==> flow/design.v <==
module Adder(
	input [31:0] in1,
	input [31:0] in2, 
	output [31:0] out);
	assign out = in1+in2;
endmodule 
module And(
	input a,
	input b,
	output c);
	assign c = a&b;
endmodule 
module BranchPC (
	input [31:0] pcPlus4,
	input [31:0] imm,
	output reg [31:0] branchPc);
	always @(pcPlus4 or imm) begin
		branchPc = pcPlus4 + (imm<<2);
	end
endmodule
module JumpPC(
	input [31:0] nextPc,
	input [31:0] inst,
	output reg [31:0] jumpPc);
	always @(nextPc or inst) begin
		jumpPc[1:0] = 2'b00;
		jumpPc[27:2] = inst[25:0];
		jumpPc[31:28] = nextPc[31:28];
	end 
endmodule 
module Mux5 (
	input [4:0] in1,
	input [4:0] in2, 
	input sel,
	output reg [4:0] out);
	always @(in1 or in2 or sel) begin
		if(sel == 0) begin out = in1; end
		else begin out = in2; end
	end
endmodule 
module Mux32 (
	input [31:0] in1,
	input [31:0] in2, 
	input sel,
	output reg [31:0] out);
	always @(in1 or in2 or sel) begin
		if(sel == 0) begin out = in1; end
		else begin out = in2; end
	end
endmodule 
module SignExtend16(
	input [15:0] in,
	output reg [31:0] out);
	always @(in) begin
		out[15:0] = in;
		out[31:16] = {16{in[15]}};
	end
endmodule
module ALU_Control(
	input [5:0] opcode,
	input [5:0] funct,
	output reg[5:0] CONTROL_ALU_BITS);
	always @(opcode or funct) begin
		case(opcode)
			6'b000000:  
				begin CONTROL_ALU_BITS = funct; end
			6'b001000:  
				begin CONTROL_ALU_BITS = 6'b100000; end
			6'b001001:  
				begin CONTROL_ALU_BITS = 6'b100001; end
			6'b001100:  
				begin CONTROL_ALU_BITS = 6'b100100; end
			6'b001101:  
				begin CONTROL_ALU_BITS = 6'b100101; end
			6'b001010:  
				begin CONTROL_ALU_BITS = 6'b101010; end
			6'b001011:  
				begin CONTROL_ALU_BITS = 6'b101011; end
			6'b001110:  
				begin CONTROL_ALU_BITS = 6'b100110; end
			6'b100000, 6'b100011, 6'b101000, 6'b101011:  
				begin CONTROL_ALU_BITS = 6'b100001; end
			6'b001111:  
				begin CONTROL_ALU_BITS = 6'b111000; end
			6'b000100:  
				begin CONTROL_ALU_BITS = 6'b110000; end
			6'b000101:  
				begin CONTROL_ALU_BITS = 6'b110001; end
			6'b000111:  
				begin CONTROL_ALU_BITS = 6'b110010; end
			6'b000110:  
				begin CONTROL_ALU_BITS = 6'b110011; end
			6'b000001:  
				begin CONTROL_ALU_BITS = funct; end
			default: CONTROL_ALU_BITS = 6'b111111;
		endcase
	end
endmodule
module ALU (
	input signed [31:0] in1,
	input signed [31:0] in2,
	input [5:0] CONTROL_ALU_BITS,
	output reg[31:0] out, 
	output reg zero);
	reg [31:0] unsigned_in1;
	reg [31:0] unsigned_in2;
	always @(in1 or in2 or CONTROL_ALU_BITS) begin
		unsigned_in1 = in1;
		unsigned_in2 = in2;
		out = 32'd0; zero = 1'b0;
		case(CONTROL_ALU_BITS) 
			6'b100000:    
				begin out = in1 + in2; zero = 1'b0; end
			6'b100001:    
				begin out = in1 + in2; zero = 1'b0; end 
			6'b100100:    
				begin out = in1 & in2; zero = 1'b0; end
			6'b100101:    
				begin out = in1 | in2; zero = 1'b0; end
			6'b100110:    
				begin out = in1 ^ in2; zero = 1'b0; end
			6'b100010:    
				begin out = in1 - in2; zero = 1'b0; end
			6'b100011:    
				begin out = in1 - in2; zero = 1'b0; end
			6'b000000, 6'b000100:    
				begin out = unsigned_in1 << unsigned_in2; zero = 1'b0; end
			6'b000011:    
				begin out = unsigned_in1 >> unsigned_in2; zero = 1'b0; end
			6'b000010:    
				begin out = unsigned_in1 >> unsigned_in2; zero = 1'b0; end
			6'b000110:    
				begin out = unsigned_in1 >> unsigned_in2; zero = 1'b0; end
			6'b101010:   
				begin if (in1<in2) begin out = 32'd1; end else begin out = 32'd0; end zero=1'b0; end
			6'b101011:    
				begin 
					if (unsigned_in1<unsigned_in2) begin out = 32'd1; end else begin out = 32'd0; end zero=1'b0; end
			6'b001000:  
				begin out = in1; zero=1'b0; end
			6'b111000:  
				begin out = {in2[15:0], 16'd0}; zero=1'b0; end
			6'b110000:  
				begin out = 32'd0; zero = in1 == in2; end
			6'b110001:  
				begin out = 32'd0; zero = in1 != in2; end
			6'b110010:  
				begin out = 32'd0; zero = in1 > 0; end
			6'b110011:  
				begin out = 32'd0; zero = in1 <= 0; end
			6'b110100:  
				begin out = 32'd0; zero = in1 >= 0; end
			6'b110101:  
				begin out = 32'd0; zero = in1 < 0; end
			default: begin out = 32'd0; zero = 1'b0; end
		endcase
	end
endmodule 
module RegisterFile(
	input Clk,
	input Rst,
	input [4:0] readReg1,
	input [4:0] readReg2,
	input [4:0] writeReg,
	input [31:0] writeData,
	input CONTROL_REG_WRITE,
	output reg[31:0] readData1,
	output reg[31:0] readData2);
	reg [31:0] memory[7:0];
	integer i;
	always @(posedge Clk) begin
		if (Rst) begin
			for (i = 0; i < 8; i = i + 1) memory[i] <= (i == 1) ? 32'h00000001 : 32'h00000000;
		end else if (CONTROL_REG_WRITE == 1) begin
			memory[writeReg[2:0]] <= writeData;
		end
	end
	always @(*) begin
		readData1 = memory[readReg1[2:0]];
		readData2 = memory[readReg2[2:0]];
	end
endmodule 
module Core
(
  input Clk,
  input Rst,
  input [31:0] instruction,
  input [31:0] regData1,
  input [31:0] regData2,
  input [31:0] ramOutput,
  output reg CONTROL_REG_WRITE,
  output reg CONTROL_MEM_READ,
  output reg CONTROL_MEM_WRITE,
  output reg CONTROL_BRANCH,
  output reg [4:0] readReg1,
  output reg [4:0] readReg2,
  output [4:0] writeReg,
  output [31:0] aluOutput,
  output [31:0] writeRegData,
  output reg [31:0] PC
);
	reg CONTROL_REG_DST, CONTROL_ALU_SRC, CONTROL_MEM_TO_REG;
	reg CONTROL_JUMP, CONTROL_JUMP_REGISTER, CONTROL_LINK;
	wire CONTROL_BRANCH_SELECT;
	wire [5:0] CONTROL_ALU_BITS;
	reg [5:0] funct;
	wire [31:0] aluInput1;
	wire [31:0] aluInput2;
	wire aluZero;
	wire [31:0] pcPlus4;
	wire [31:0] jumpPc;
	wire [31:0] branchPc;
	wire [31:0] afterBranchPc;
	wire [31:0] nextPc;
	wire [31:0] afterJumpPc;
	reg [5:0]opcode;reg [4:0]s;reg [4:0]t;reg [4:0]d;reg [15:0]immediate;reg [4:0] shift;
	wire [31:0] signExtendedImmediate;
	Mux5 writeRegMux(t, d, CONTROL_REG_DST, writeReg);
	Mux32 alu1Mux(regData1, 32'd0, 1'b0, aluInput1);
	Mux32 alu2Mux(regData2, signExtendedImmediate, CONTROL_ALU_SRC, aluInput2);
	SignExtend16 immSignExtend(immediate, signExtendedImmediate);
	ALU_Control aluControl(opcode, funct, CONTROL_ALU_BITS);
	ALU alu(aluInput1, aluInput2, CONTROL_ALU_BITS, aluOutput, aluZero);
	wire [31:0] tempPc = PC;
	wire [31:0] tempIns = instruction;
	Adder pcAdder(tempPc, 32'h00000004, pcPlus4);
	JumpPC gettingJumpPc(pcPlus4, tempIns, jumpPc);
	BranchPC gettingBranchPc(pcPlus4, signExtendedImmediate, branchPc);
	And branchAnd(aluZero, CONTROL_BRANCH, CONTROL_BRANCH_SELECT);
	Mux32 branchSelectPC(pcPlus4, branchPc, CONTROL_BRANCH_SELECT, afterBranchPc);
	Mux32 jumpSelectPC(afterBranchPc, jumpPc, CONTROL_JUMP, afterJumpPc);
	Mux32 jumpRegisterSelectPC(afterJumpPc, aluOutput, CONTROL_JUMP_REGISTER, nextPc);
	wire[31:0] afterMemOutput;
	Mux32 writeRegDataMux(aluOutput, ramOutput, CONTROL_MEM_TO_REG, afterMemOutput);
	Mux32 writeLinkPCMux(afterMemOutput, pcPlus4, CONTROL_LINK, writeRegData);
	always @(posedge Clk) begin
		if (Rst) PC <= 32'h00000000;
		else PC <= nextPc;
	end
	always @(*) begin
		opcode = instruction[31:26];
		s = instruction[25:21];
		readReg1 = instruction[25:21];
		readReg2 = instruction[20:16];
		t = instruction[20:16];
		d = instruction[15:11];
		immediate = instruction[15:0];
		shift = instruction[10:6];
		funct = instruction[5:0];
		CONTROL_REG_DST = 0;
		CONTROL_ALU_SRC = 0;
		CONTROL_REG_WRITE = 0;
		CONTROL_MEM_TO_REG = 0;
		CONTROL_MEM_READ = 0;
		CONTROL_MEM_WRITE = 0;
		CONTROL_BRANCH = 0;
		CONTROL_JUMP = 0;
		CONTROL_LINK = 0;
		CONTROL_JUMP_REGISTER = 0;
		case(opcode)
			6'b000000:  begin      
				CONTROL_REG_DST = 1;
				if(funct == 6'b001000) begin CONTROL_JUMP_REGISTER = 1'b1; CONTROL_REG_WRITE = 1'b0; end
				else begin CONTROL_JUMP_REGISTER = 1'b0; CONTROL_REG_WRITE = 1'b1; end
				end
			6'b001000, 6'b001001, 6'b001100, 6'b001101, 6'b001010, 6'b001011, 6'b001110:  begin      
				CONTROL_ALU_SRC = 1;
				CONTROL_REG_WRITE = 1;
				end
			6'b100000, 6'b100011: begin   
				CONTROL_ALU_SRC = 1;
				CONTROL_REG_WRITE = 1;
				CONTROL_MEM_TO_REG = 1;
				CONTROL_MEM_READ = 1;
				end
			6'b101000, 6'b101011: begin   
				CONTROL_ALU_SRC = 1;
				CONTROL_MEM_WRITE = 1;
				end
			6'b001111: begin   
				CONTROL_ALU_SRC = 1;
				CONTROL_REG_WRITE = 1;
				end
			6'b000010: begin   
				CONTROL_JUMP = 1;
				end
			6'b000011: begin  
				d = 5'h1f;
				CONTROL_REG_DST = 1;
				CONTROL_REG_WRITE = 1;
				CONTROL_JUMP = 1;
				CONTROL_LINK = 1;
				end
			6'b000100, 6'b000111, 6'b000110, 6'b000101: begin  
				CONTROL_BRANCH = 1;
				end
			6'b000001: begin  
				funct = 6'b111111;
				if (t==5'b00000) begin CONTROL_BRANCH = 1; funct=6'b110100; end
				if (t==5'b10000) begin CONTROL_BRANCH = 1; CONTROL_LINK = 1; CONTROL_REG_WRITE = 1; CONTROL_REG_DST = 1; d = 5'h1f; funct=6'b110100; end
				if (t==5'b00001) begin CONTROL_BRANCH = 1; funct=6'b110101; end
				if (t==5'b10001) begin CONTROL_BRANCH = 1; CONTROL_LINK = 1; CONTROL_REG_WRITE = 1; CONTROL_REG_DST = 1; d = 5'h1f; funct=6'b110101; end
				end
			default: ;
		endcase
	end
endmodule
module mips_cpu (
  input         clk,
  input         rst,
  output [31:0] imem_addr,
  input  [31:0] imem_rdata,
  output [31:0] dmem_addr,
  output [31:0] dmem_wdata,
  output        dmem_we,
  output        dmem_re,
  input  [31:0] dmem_rdata,
  output        reg_we,
  output [4:0]  reg_waddr,
  output [31:0] reg_wdata
);
  wire [4:0] readReg1, readReg2;
  wire [31:0] regData1, regData2;
  wire branch;
  RegisterFile register(clk, rst, readReg1, readReg2, reg_waddr, reg_wdata, reg_we, regData1, regData2);
  Core core(clk, rst, imem_rdata, regData1, regData2, dmem_rdata, reg_we, dmem_re, dmem_we,
    branch, readReg1, readReg2, reg_waddr, dmem_addr, reg_wdata, imem_addr);
  assign dmem_wdata = regData2;
endmodule
==> reports on mips_cpu <==
## Tool chain data of mips_cpu

Each step is given for the RTL above and for the edited RTL.
"original" refers to lines of the RTL above, "edited" to lines of the edited file.
"difference" is "edited" less "original", of the values as shown; "relative change" is that difference over "original", in percent.
Operators: Yosys type, input widths -> output width; for muxes data width and select width s.
The mark -- stands for no value.

| set-up | value |
|---|---|
| top | mips_cpu |
| clock input | clk |
| cell library | sky130hd |
| corner | tt_025C_1v80 |

## Edit of the RTL

Unified diff, file above to edited file.
This change comes from a script, not from a designer. The edited design behaves differently; no optimisation was intended.

```diff
@@ -133,5 +133,5 @@
 				begin out = unsigned_in1 >> unsigned_in2; zero = 1'b0; end
 			6'b101010:   
-				begin if (in1<in2) begin out = 32'd1; end else begin out = 32'd0; end zero=1'b0; end
+				begin if (in1>=in2) begin out = 32'd1; end else begin out = 32'd0; end zero=1'b0; end
 			6'b101011:    
 				begin 
```

## After elaboration

Source: Yosys, flattened and elaborated, memories not mapped. Widths are those after wreduce; folded enables and synchronous resets count as part of the registers. Registers that Yosys merges into a memory's read port (data or address) are not register bits. Print and check cells do not count.
Yosys's memory passes give these memory sizes; they may raise the number of words (mostly to a power of two), join words into wider ones and drop unused or constant bits.

Storage and ports:

| item | original | edited | difference | relative change (%) |
|---|---|---|---|---|
| word-level cells | 124 | 124 | 0 | 0.00 |
| bits of input ports | 66 | 66 | 0 | 0.00 |
| latch bits | 0 | 0 | 0 | -- |
| output and inout port bits | 136 | 136 | 0 | 0.00 |
| register bits | 32 | 32 | 0 | 0.00 |
| memories | 1 | 1 | 0 | 0.00 |
| RAM bits | 256 | 256 | 0 | 0.00 |
| ROM bits | 0 | 0 | 0 | -- |

Cells by class:

| item | original | edited | difference | relative change (%) |
|---|---|---|---|---|
| equality and inequality tests | 46 | 46 | 0 | 0.00 |
| magnitude comparators | 6 | 6 | 0 | 0.00 |
| muxes and demuxes | 44 | 44 | 0 | 0.00 |
| shift-type cells | 2 | 2 | 0 | 0.00 |
| reduce/logical cells | 16 | 16 | 0 | 0.00 |
| divide/modulo/power cells | 0 | 0 | 0 | -- |
| $add $sub $neg | 4 | 4 | 0 | 0.00 |
| $mul | 0 | 0 | 0 | -- |
| bitwise logic cells | 4 | 4 | 0 | 0.00 |

Operators by type and width:

| operator | original | edited | difference | relative change (%) |
|---|---|---|---|---|
| $lt 32x32->1 | 2 | 1 | -1 | -50.00 |
| $ge 32x32->1 | 0 | 1 | +1 | -- |
| $eq 6x6->1 const B | 20 | 20 | 0 | 0.00 |
| $mux 1 | 18 | 18 | 0 | 0.00 |
| $eq 6x4->1 const B | 10 | 10 | 0 | 0.00 |
| $mux 32 | 8 | 8 | 0 | 0.00 |
| $reduce_or 2->1 | 8 | 8 | 0 | 0.00 |
| $eq 6x3->1 const B | 6 | 6 | 0 | 0.00 |
| $eq 6x2->1 const B | 4 | 4 | 0 | 0.00 |
| $mux 4 | 4 | 4 | 0 | 0.00 |
| $mux 5 | 3 | 3 | 0 | 0.00 |
| $pmux 1 s2 | 3 | 3 | 0 | 0.00 |
| $add 32x32->32 | 2 | 2 | 0 | 0.00 |
| $eq 5x5->1 const B | 2 | 2 | 0 | 0.00 |
| $logic_not 6->1 | 2 | 2 | 0 | 0.00 |
| $mux 3 | 2 | 2 | 0 | 0.00 |
| $add 32x3->32 const B | 1 | 1 | 0 | 0.00 |
| $and 1x1->1 | 1 | 1 | 0 | 0.00 |
| $and 32x32->32 | 1 | 1 | 0 | 0.00 |
| $eq 32x32->1 | 1 | 1 | 0 | 0.00 |
| $eq 5x1->1 const B | 1 | 1 | 0 | 0.00 |
| $eq 6x1->1 const B | 1 | 1 | 0 | 0.00 |
| $ge 32x1->1 const B | 1 | 1 | 0 | 0.00 |
| $gt 32x1->1 const B | 1 | 1 | 0 | 0.00 |
| $le 32x1->1 const B | 1 | 1 | 0 | 0.00 |
| $logic_not 5->1 | 1 | 1 | 0 | 0.00 |
| $lt 32x1->1 const B | 1 | 1 | 0 | 0.00 |
| $mux 6 | 1 | 1 | 0 | 0.00 |

The list need not be complete.

## Logic depth

Yosys ltp: most cells in a row. Word level: on the elaborated netlist, between registers, memories and ports. Mapped: between sequential cells and ports; inverters and the memories' decode and read muxes count.

Depth:

| item | original | edited | difference | relative change (%) |
|---|---|---|---|---|
| depth in word-level cells | 14 | 14 | 0 | 0.00 |
| ABC_AREA | 0 | 0 | -- | -- |
| gate-level depth with buffers | 25 | 24 | -1 | -4.00 |
| mapped depth without buffers | 20 | 20 | 0 | 0.00 |

## Synthesis result

Source: synth_stat.txt of the flow (Yosys; design flattened, memories mapped). It holds for the ABC_AREA given above (unset counts as 0); a run with the other value may have another netlist.

Synthesis totals:

| item | original | edited | difference | relative change (%) |
|---|---|---|---|---|
| chip area (Yosys) (sq um) | 28,665.0 | 28,018.1 | -646.9 | -2.26 |
| buffer cells | 255 | 245 | -10 | -3.92 |
| cells in the netlist | 3,253 | 3,217 | -36 | -1.11 |
| area of sequential cells (sq um) | 8,328.0 | 8,328.0 | 0.0 | 0.00 |
| flip-flop cells | 288 | 288 | 0 | 0.00 |

Cell types:

| type | original | edited | difference | relative change (%) |
|---|---|---|---|---|
| sky130_fd_sc_hd__and2_1 | 81 | 21 | -60 | -74.07 |
| sky130_fd_sc_hd__nor2_1 | 377 | 434 | +57 | +15.12 |
| sky130_fd_sc_hd__o22ai_1 | 34 | 85 | +51 | +150.00 |
| sky130_fd_sc_hd__nand3_1 | 115 | 80 | -35 | -30.43 |
| sky130_fd_sc_hd__o21ai_0 | 184 | 152 | -32 | -17.39 |
| sky130_fd_sc_hd__mux2i_1 | 95 | 124 | +29 | +30.53 |
| sky130_fd_sc_hd__buf_2 | 44 | 69 | +25 | +56.82 |
| sky130_fd_sc_hd__or3_1 | 40 | 15 | -25 | -62.50 |
| sky130_fd_sc_hd__mux2_2 | 77 | 53 | -24 | -31.17 |
| sky130_fd_sc_hd__o31ai_1 | 12 | 34 | +22 | +183.33 |
| sky130_fd_sc_hd__o32ai_1 | 6 | 28 | +22 | +366.67 |
| sky130_fd_sc_hd__nor4_1 | 18 | 39 | +21 | +116.67 |
| sky130_fd_sc_hd__and3_1 | 15 | 36 | +21 | +140.00 |
| sky130_fd_sc_hd__clkbuf_1 | 161 | 141 | -20 | -12.42 |
| sky130_fd_sc_hd__a22oi_1 | 15 | 32 | +17 | +113.33 |
| sky130_fd_sc_hd__o221ai_1 | 12 | 27 | +15 | +125.00 |
| sky130_fd_sc_hd__a32oi_1 | 28 | 14 | -14 | -50.00 |
| sky130_fd_sc_hd__nor3_1 | 86 | 99 | +13 | +15.12 |

The list need not be complete.
By module: a second synthesis without flattening, with its own total; a netlist apart from the flattened one above.

Unflattened totals:

| item | original | edited | difference | relative change (%) |
|---|---|---|---|---|
| cells (unflattened synthesis) | 3,166 | 3,099 | -67 | -2.12 |
| area total of the unflattened synthesis (sq um) | 31,919.4 | 31,396.4 | -523.0 | -1.64 |

Rows give one instance, submodules left out.

By module, original:

| module | seq. area (sq um) | area (sq um) | cells | instances |
|---|---|---|---|---|
| RegisterFile | 7,687.4 | 13,641.8 | 843 | 1 |
| ALU | 0.0 | 9,302.7 | 1,404 | 1 |
| Mux32 | 0.0 | 544.3 | 36 | 7 |
| BranchPC | 0.0 | 1,585.3 | 225 | 1 |
| Adder | 0.0 | 1,498.9 | 202 | 1 |
| Core | 640.6 | 1,223.7 | 125 | 1 |
| ALU_Control | 0.0 | 310.3 | 44 | 1 |
| JumpPC | 0.0 | 244.0 | 33 | 1 |
| SignExtend16 | 0.0 | 240.2 | 32 | 1 |
| Mux5 | 0.0 | 56.3 | 5 | 1 |
| And | 0.0 | 6.3 | 1 | 1 |
| mips_cpu | 0.0 | 0.0 | 0 | 1 |

By module, edited:

| module | seq. area (sq um) | area (sq um) | cells | instances |
|---|---|---|---|---|
| RegisterFile | 7,687.4 | 13,641.8 | 843 | 1 |
| ALU | 0.0 | 8,779.7 | 1,337 | 1 |
| Mux32 | 0.0 | 544.3 | 36 | 7 |
| BranchPC | 0.0 | 1,585.3 | 225 | 1 |
| Adder | 0.0 | 1,498.9 | 202 | 1 |
| Core | 640.6 | 1,223.7 | 125 | 1 |
| ALU_Control | 0.0 | 310.3 | 44 | 1 |
| JumpPC | 0.0 | 244.0 | 33 | 1 |
| SignExtend16 | 0.0 | 240.2 | 32 | 1 |
| Mux5 | 0.0 | 56.3 | 5 | 1 |
| And | 0.0 | 6.3 | 1 | 1 |
| mips_cpu | 0.0 | 0.0 | 0 | 1 |

## Timing after synthesis

Source: OpenSTA report_checks on the synthesized netlist (no wires, ideal clock, input and output delay 20% of the period each), path of least setup slack; recovery checks are left aside. Register names are those of the netlist, which keeps one name where synthesis merged equal registers.

Path after synthesis:

| item | original | edited | difference | relative change (%) |
|---|---|---|---|---|
| kind | input-to-output | input-to-output | -- | -- |
| start | input imem_rdata[16] | input imem_rdata[16] | -- | -- |
| end | output reg_wdata[26] | output reg_wdata[31] | -- | -- |
| buffers on the path | 7 | 5 | -2 | -28.57 |
| time at the first pin (ns) | 2.100 | 2.100 | 0.000 | 0.00 |
| delay of the path (ns) | 5.335 | 5.282 | -0.053 | -0.99 |
| arrival (ns) | 7.435 | 7.382 | -0.053 | -0.71 |
| required time (ns) | 8.400 | 8.400 | 0.000 | 0.00 |
| external input delay (ns) | 2.100 | 2.100 | 0.000 | 0.00 |
| clock period (ns) | 10.5 | 10.5 | 0.0 | 0.00 |
| stages | 22 | 21 | -1 | -4.55 |
| path slack (ns) | 0.965 | 1.018 | +0.053 | -- |
| output delay (ns) | 2.100 | 2.100 | 0.000 | 0.00 |
| period reached after synthesis (ns) | 9.535 | 9.482 | -0.053 | -0.56 |

"delay of the path" = arrival - input delay + setup time.
At an output port there is no setup time.
"stages" counts driving pins, that of a launching flip-flop among them; a cell with two outputs on the path counts twice.
"period reached after synthesis" = period - worst setup slack (recovery checks aside). The figure is calculated, with input and output delays left at 20% of the set period.
The rows between start and end are the longest chain of elaborated cells between them; the timing report does not say that the signal goes this way. Where chains are equally long, one stands for them.
Each line given opens the expression or statement behind the cell; cells for indexed reads and writes are added by Yosys, which also makes memories of some case tables.

| between the ends, after synthesis, original | value |
|---|---|
| cells stage by stage | sky130_fd_sc_hd__buf_6 > sky130_fd_sc_hd__buf_6 > sky130_fd_sc_hd__buf_4 > sky130_fd_sc_hd__buf_4 > sky130_fd_sc_hd__buf_4 > sky130_fd_sc_hd__mux4_2 > sky130_fd_sc_hd__mux2i_1 > sky130_fd_sc_hd__nand2_1 > sky130_fd_sc_hd__o21ai_0 > sky130_fd_sc_hd__clkbuf_1 > sky130_fd_sc_hd__ha_1 > sky130_fd_sc_hd__clkbuf_1 > sky130_fd_sc_hd__a21oi_1 > sky130_fd_sc_hd__o31a_1 > sky130_fd_sc_hd__nand3b_1 > sky130_fd_sc_hd__a2111oi_0 > sky130_fd_sc_hd__o211ai_1 > sky130_fd_sc_hd__a221oi_1 > sky130_fd_sc_hd__mux2_2 > sky130_fd_sc_hd__a211o_1 > sky130_fd_sc_hd__mux2i_1 > sky130_fd_sc_hd__nand2_1 |
| length of the longest elaborated chain | 12 |
| elaborated cells on any way between the ends | 45 |
| those cells by class | 2 x add/sub; 18 x eq/ne; 2 x shift; 13 x mux; 3 x logic; 6 x reduce/logical; 1 x memory |

RTL lines, path after synthesis, original:

| item | RTL line | source |
|---|---|---|
| start, declared | 312 | `input  [31:0] imem_rdata,` |
| $logic_not 5->1 | 299 | `if (t==5'b00000) begin CONTROL_BRANCH = 1; funct=6'b110100; end` |
| $mux 4 | 299 |  |
| $mux 4 | 300 | `if (t==5'b10000) begin CONTROL_BRANCH = 1; CONTROL_LINK = 1; CONTROL_REG_WRITE = 1; CONTROL_REG_DST = 1; d = 5 ...` |
| $mux 4 | 301 | `if (t==5'b00001) begin CONTROL_BRANCH = 1; funct=6'b110101; end` |
| $mux 4 | 302 | `if (t==5'b10001) begin CONTROL_BRANCH = 1; CONTROL_LINK = 1; CONTROL_REG_WRITE = 1; CONTROL_REG_DST = 1; d = 5 ...` |
| $mux 6 | 260 | `case(opcode)` |
| $pmux 6 s13 | 64 | `case(opcode)` |
| $eq 6x3->1 | 111 | `case(CONTROL_ALU_BITS)` |
| $reduce_or 3->1 | -- |  |
| $pmux 32 s11 | 111 |  |
| $mux 32 (2 in a row) | 47 | `if(sel == 0) begin out = in1; end` |
| end, declared | 320 | `output [31:0] reg_wdata` |

Nets of the timed path that keep an RTL name, with a line that drives or declares them; the list need not be complete.

Named nets, after synthesis, original:

| signal | RTL line |
|---|---|
| dmem_addr[26] | 111 |

| between the ends, after synthesis, edited | value |
|---|---|
| cells stage by stage | sky130_fd_sc_hd__buf_4 > sky130_fd_sc_hd__buf_4 > sky130_fd_sc_hd__buf_2 > sky130_fd_sc_hd__mux4_2 > sky130_fd_sc_hd__mux2_2 > sky130_fd_sc_hd__a21oi_1 > sky130_fd_sc_hd__a21o_1 > sky130_fd_sc_hd__clkbuf_1 > sky130_fd_sc_hd__clkbuf_1 > sky130_fd_sc_hd__ha_1 > sky130_fd_sc_hd__nand3_1 > sky130_fd_sc_hd__nand3_1 > sky130_fd_sc_hd__o211a_1 > sky130_fd_sc_hd__a221o_1 > sky130_fd_sc_hd__o31ai_1 > sky130_fd_sc_hd__a2111oi_0 > sky130_fd_sc_hd__or4b_1 > sky130_fd_sc_hd__a211oi_1 > sky130_fd_sc_hd__nand3_1 > sky130_fd_sc_hd__o21ai_1 > sky130_fd_sc_hd__nand2_1 |
| elaborated cells on any way between the ends | 45 |
| those cells by class | 2 x add/sub; 18 x eq/ne; 2 x shift; 13 x mux; 3 x logic; 6 x reduce/logical; 1 x memory |

RTL lines, path after synthesis, edited:

| item | RTL line | source |
|---|---|---|
| start, declared | 312 | `input  [31:0] imem_rdata,` |
| end, declared | 320 | `output [31:0] reg_wdata` |

edited: Chain of elaborated cells between the ends: none given.

Named nets, after synthesis, edited:

| signal | RTL line | source |
|---|---|---|
| dmem_wdata[4] | 180 | `readData2 = memory[readReg2[2:0]];` |

## Path in the finished layout

Path of least setup slack in the final report of the runs of pair A (OpenROAD, finished layout, wires in). Where an end is a register, its clock arrival counts in the times.

Path after layout:

| item | original | edited | difference | relative change (%) |
|---|---|---|---|---|
| kind | input-to-output | input-to-output | -- | -- |
| start | input imem_rdata[16] | input imem_rdata[31] | -- | -- |
| end | output reg_wdata[26] | output reg_wdata[12] | -- | -- |
| clock period (ns) | 10.5 | 10.5 | 0.0 | 0.00 |
| arrival (ns) | 8.27 | 8.37 | +0.10 | +1.21 |
| external input delay (ns) | 2.10 | 2.10 | 0.00 | 0.00 |
| required time (ns) | 8.40 | 8.40 | 0.00 | 0.00 |
| stages | 22 | 21 | -1 | -4.55 |
| path slack (ns) | 0.13 | 0.03 | -0.10 | -- |
| buffers on the path | 7 | 5 | -2 | -28.57 |
| output delay (ns) | 2.10 | 2.10 | 0.00 | 0.00 |
| time at the first pin (ns) | 2.10 | 2.10 | 0.00 | 0.00 |

The rows between start and end are the longest chain of elaborated cells between them; the timing report does not say that the signal goes this way. Where chains are equally long, one stands for them.

| between the ends, after layout, original | value |
|---|---|
| cells stage by stage | sky130_fd_sc_hd__buf_8 > sky130_fd_sc_hd__buf_4 > sky130_fd_sc_hd__mux4_2 > sky130_fd_sc_hd__mux2i_2 > sky130_fd_sc_hd__buf_4 > sky130_fd_sc_hd__nand2_1 > sky130_fd_sc_hd__o21ai_1 > sky130_fd_sc_hd__ha_1 > sky130_fd_sc_hd__buf_4 > sky130_fd_sc_hd__a21oi_1 > sky130_fd_sc_hd__o31a_1 > sky130_fd_sc_hd__nand3b_1 > sky130_fd_sc_hd__a2111oi_2 > sky130_fd_sc_hd__buf_4 > sky130_fd_sc_hd__o211ai_1 > sky130_fd_sc_hd__a221oi_1 > sky130_fd_sc_hd__mux2_2 > sky130_fd_sc_hd__a211o_1 > sky130_fd_sc_hd__mux2i_4 > sky130_fd_sc_hd__buf_4 > sky130_fd_sc_hd__nand2_1 > sky130_fd_sc_hd__clkdlybuf4s50_1 |
| length of the longest elaborated chain | 12 |
| elaborated cells on any way between the ends | 45 |
| those cells by class | 2 x add/sub; 18 x eq/ne; 2 x shift; 13 x mux; 3 x logic; 6 x reduce/logical; 1 x memory |

RTL lines, path after layout, original:

| item | RTL line | source |
|---|---|---|
| start, declared | 312 | `input  [31:0] imem_rdata,` |
| $logic_not 5->1 | 299 | `if (t==5'b00000) begin CONTROL_BRANCH = 1; funct=6'b110100; end` |
| $mux 4 | 299 |  |
| $mux 4 | 300 | `if (t==5'b10000) begin CONTROL_BRANCH = 1; CONTROL_LINK = 1; CONTROL_REG_WRITE = 1; CONTROL_REG_DST = 1; d = 5 ...` |
| $mux 4 | 301 | `if (t==5'b00001) begin CONTROL_BRANCH = 1; funct=6'b110101; end` |
| $mux 4 | 302 | `if (t==5'b10001) begin CONTROL_BRANCH = 1; CONTROL_LINK = 1; CONTROL_REG_WRITE = 1; CONTROL_REG_DST = 1; d = 5 ...` |
| $mux 6 | 260 | `case(opcode)` |
| $pmux 6 s13 | 64 | `case(opcode)` |
| $eq 6x3->1 | 111 | `case(CONTROL_ALU_BITS)` |
| $reduce_or 3->1 | -- |  |
| $pmux 32 s11 | 111 |  |
| $mux 32 (2 in a row) | 47 | `if(sel == 0) begin out = in1; end` |
| end, declared | 320 | `output [31:0] reg_wdata` |

| between the ends, after layout, edited | value |
|---|---|
| cells stage by stage | sky130_fd_sc_hd__clkdlybuf4s50_1 > sky130_fd_sc_hd__inv_1 > sky130_fd_sc_hd__o31ai_4 > sky130_fd_sc_hd__buf_12 > sky130_fd_sc_hd__nand2_2 > sky130_fd_sc_hd__mux2i_1 > sky130_fd_sc_hd__buf_4 > sky130_fd_sc_hd__ha_1 > sky130_fd_sc_hd__a21oi_1 > sky130_fd_sc_hd__buf_4 > sky130_fd_sc_hd__o2111ai_1 > sky130_fd_sc_hd__a311oi_2 > sky130_fd_sc_hd__o21ai_0 > sky130_fd_sc_hd__xor2_1 > sky130_fd_sc_hd__a222oi_1 > sky130_fd_sc_hd__o31ai_2 > sky130_fd_sc_hd__a311oi_2 > sky130_fd_sc_hd__nand3_1 > sky130_fd_sc_hd__o21ai_2 > sky130_fd_sc_hd__nand2_1 > sky130_fd_sc_hd__clkdlybuf4s50_1 |
| length of the longest elaborated chain | 8 |
| elaborated cells on any way between the ends | 59 |
| those cells by class | 2 x add/sub; 33 x eq/ne; 2 x shift; 9 x mux; 3 x logic; 10 x reduce/logical |

RTL lines, path after layout, edited:

| item | RTL line | source |
|---|---|---|
| start, declared | 312 | `input  [31:0] imem_rdata,` |
| $eq 6x6->1 | 260 | `case(opcode)` |
| $reduce_or 12->1 | -- |  |
| $mux 1 | 260 |  |
| $mux 32 | 47 | `if(sel == 0) begin out = in1; end` |
| $sub 32x32->32 | 125 | `begin out = in1 - in2; zero = 1'b0; end` |
| $pmux 32 s11 | 111 | `case(CONTROL_ALU_BITS)` |
| $mux 32 (2 in a row) | 47 |  |
| end, declared | 320 | `output [31:0] reg_wdata` |

## Layout results

Both versions went through the flow (Yosys, OpenROAD) with the same settings in each pair. Constraints: input delay and output delay 20% of the set period each, output load 0.01 pF.

| flow settings, pair A | value |
|---|---|
| CORE_UTILIZATION | 40 |
| PLACE_DENSITY | 0.6 |
| period_ns | 10.5 |
| CAP_MARGIN | 20 |
| CORE_MARGIN | 2 |
| SLEW_MARGIN | 20 |

Measured results, pair A:

| item | original | edited | difference | relative change (%) |
|---|---|---|---|---|
| standard-cell area after layout (sq um) | 34,483.1 | 33,694.8 | -788.3 | -2.29 |
| total design power (mW) | 4.778 | 4.739 | -0.039 | -0.82 |
| netlist area reported by Yosys (sq um) | 28,665.0 | 28,018.1 | -646.9 | -2.26 |
| worst setup slack after layout (ns) | 0.134 | 0.028 | -0.106 | -- |
| die size (sq um) | 73,820.9 | 72,178.2 | -1,642.7 | -2.23 |
| final worst hold slack (ns) | 0.533 | 0.661 | +0.128 | -- |

| flow settings, pair B | value |
|---|---|
| CELL_PAD_IN_SITES_DETAIL_PLACEMENT | 0 |
| CELL_PAD_IN_SITES_GLOBAL_PLACEMENT | 1 |
| CORE_MARGIN | 5 |
| CORE_UTILIZATION | 37 |
| GPL_ROUTABILITY_DRIVEN | 1 |
| PLACE_DENSITY_LB_ADDON | 0.19 |
| period_ns | 12.7 |
| CAP_MARGIN | 20 |
| SLEW_MARGIN | 20 |

Measured results, pair B:

| item | original | edited | difference | relative change (%) |
|---|---|---|---|---|
| standard-cell area after layout (sq um) | 33,099.2 | 32,662.6 | -436.6 | -1.32 |
| total design power (mW) | 3.639 | 3.870 | +0.231 | +6.35 |
| netlist area reported by Yosys (sq um) | 28,665.0 | 28,018.1 | -646.9 | -2.26 |
| worst setup slack after layout (ns) | 0.598 | 0.455 | -0.143 | -- |
| die size (sq um) | 83,140.0 | 81,327.6 | -1,812.4 | -2.18 |
| final worst hold slack (ns) | 0.658 | 0.716 | +0.058 | -- |

By "total design power" is meant OpenSTA's value without simulated activity: inputs other than the clock are taken to toggle once in ten clock periods, and the tool carries that through the logic.
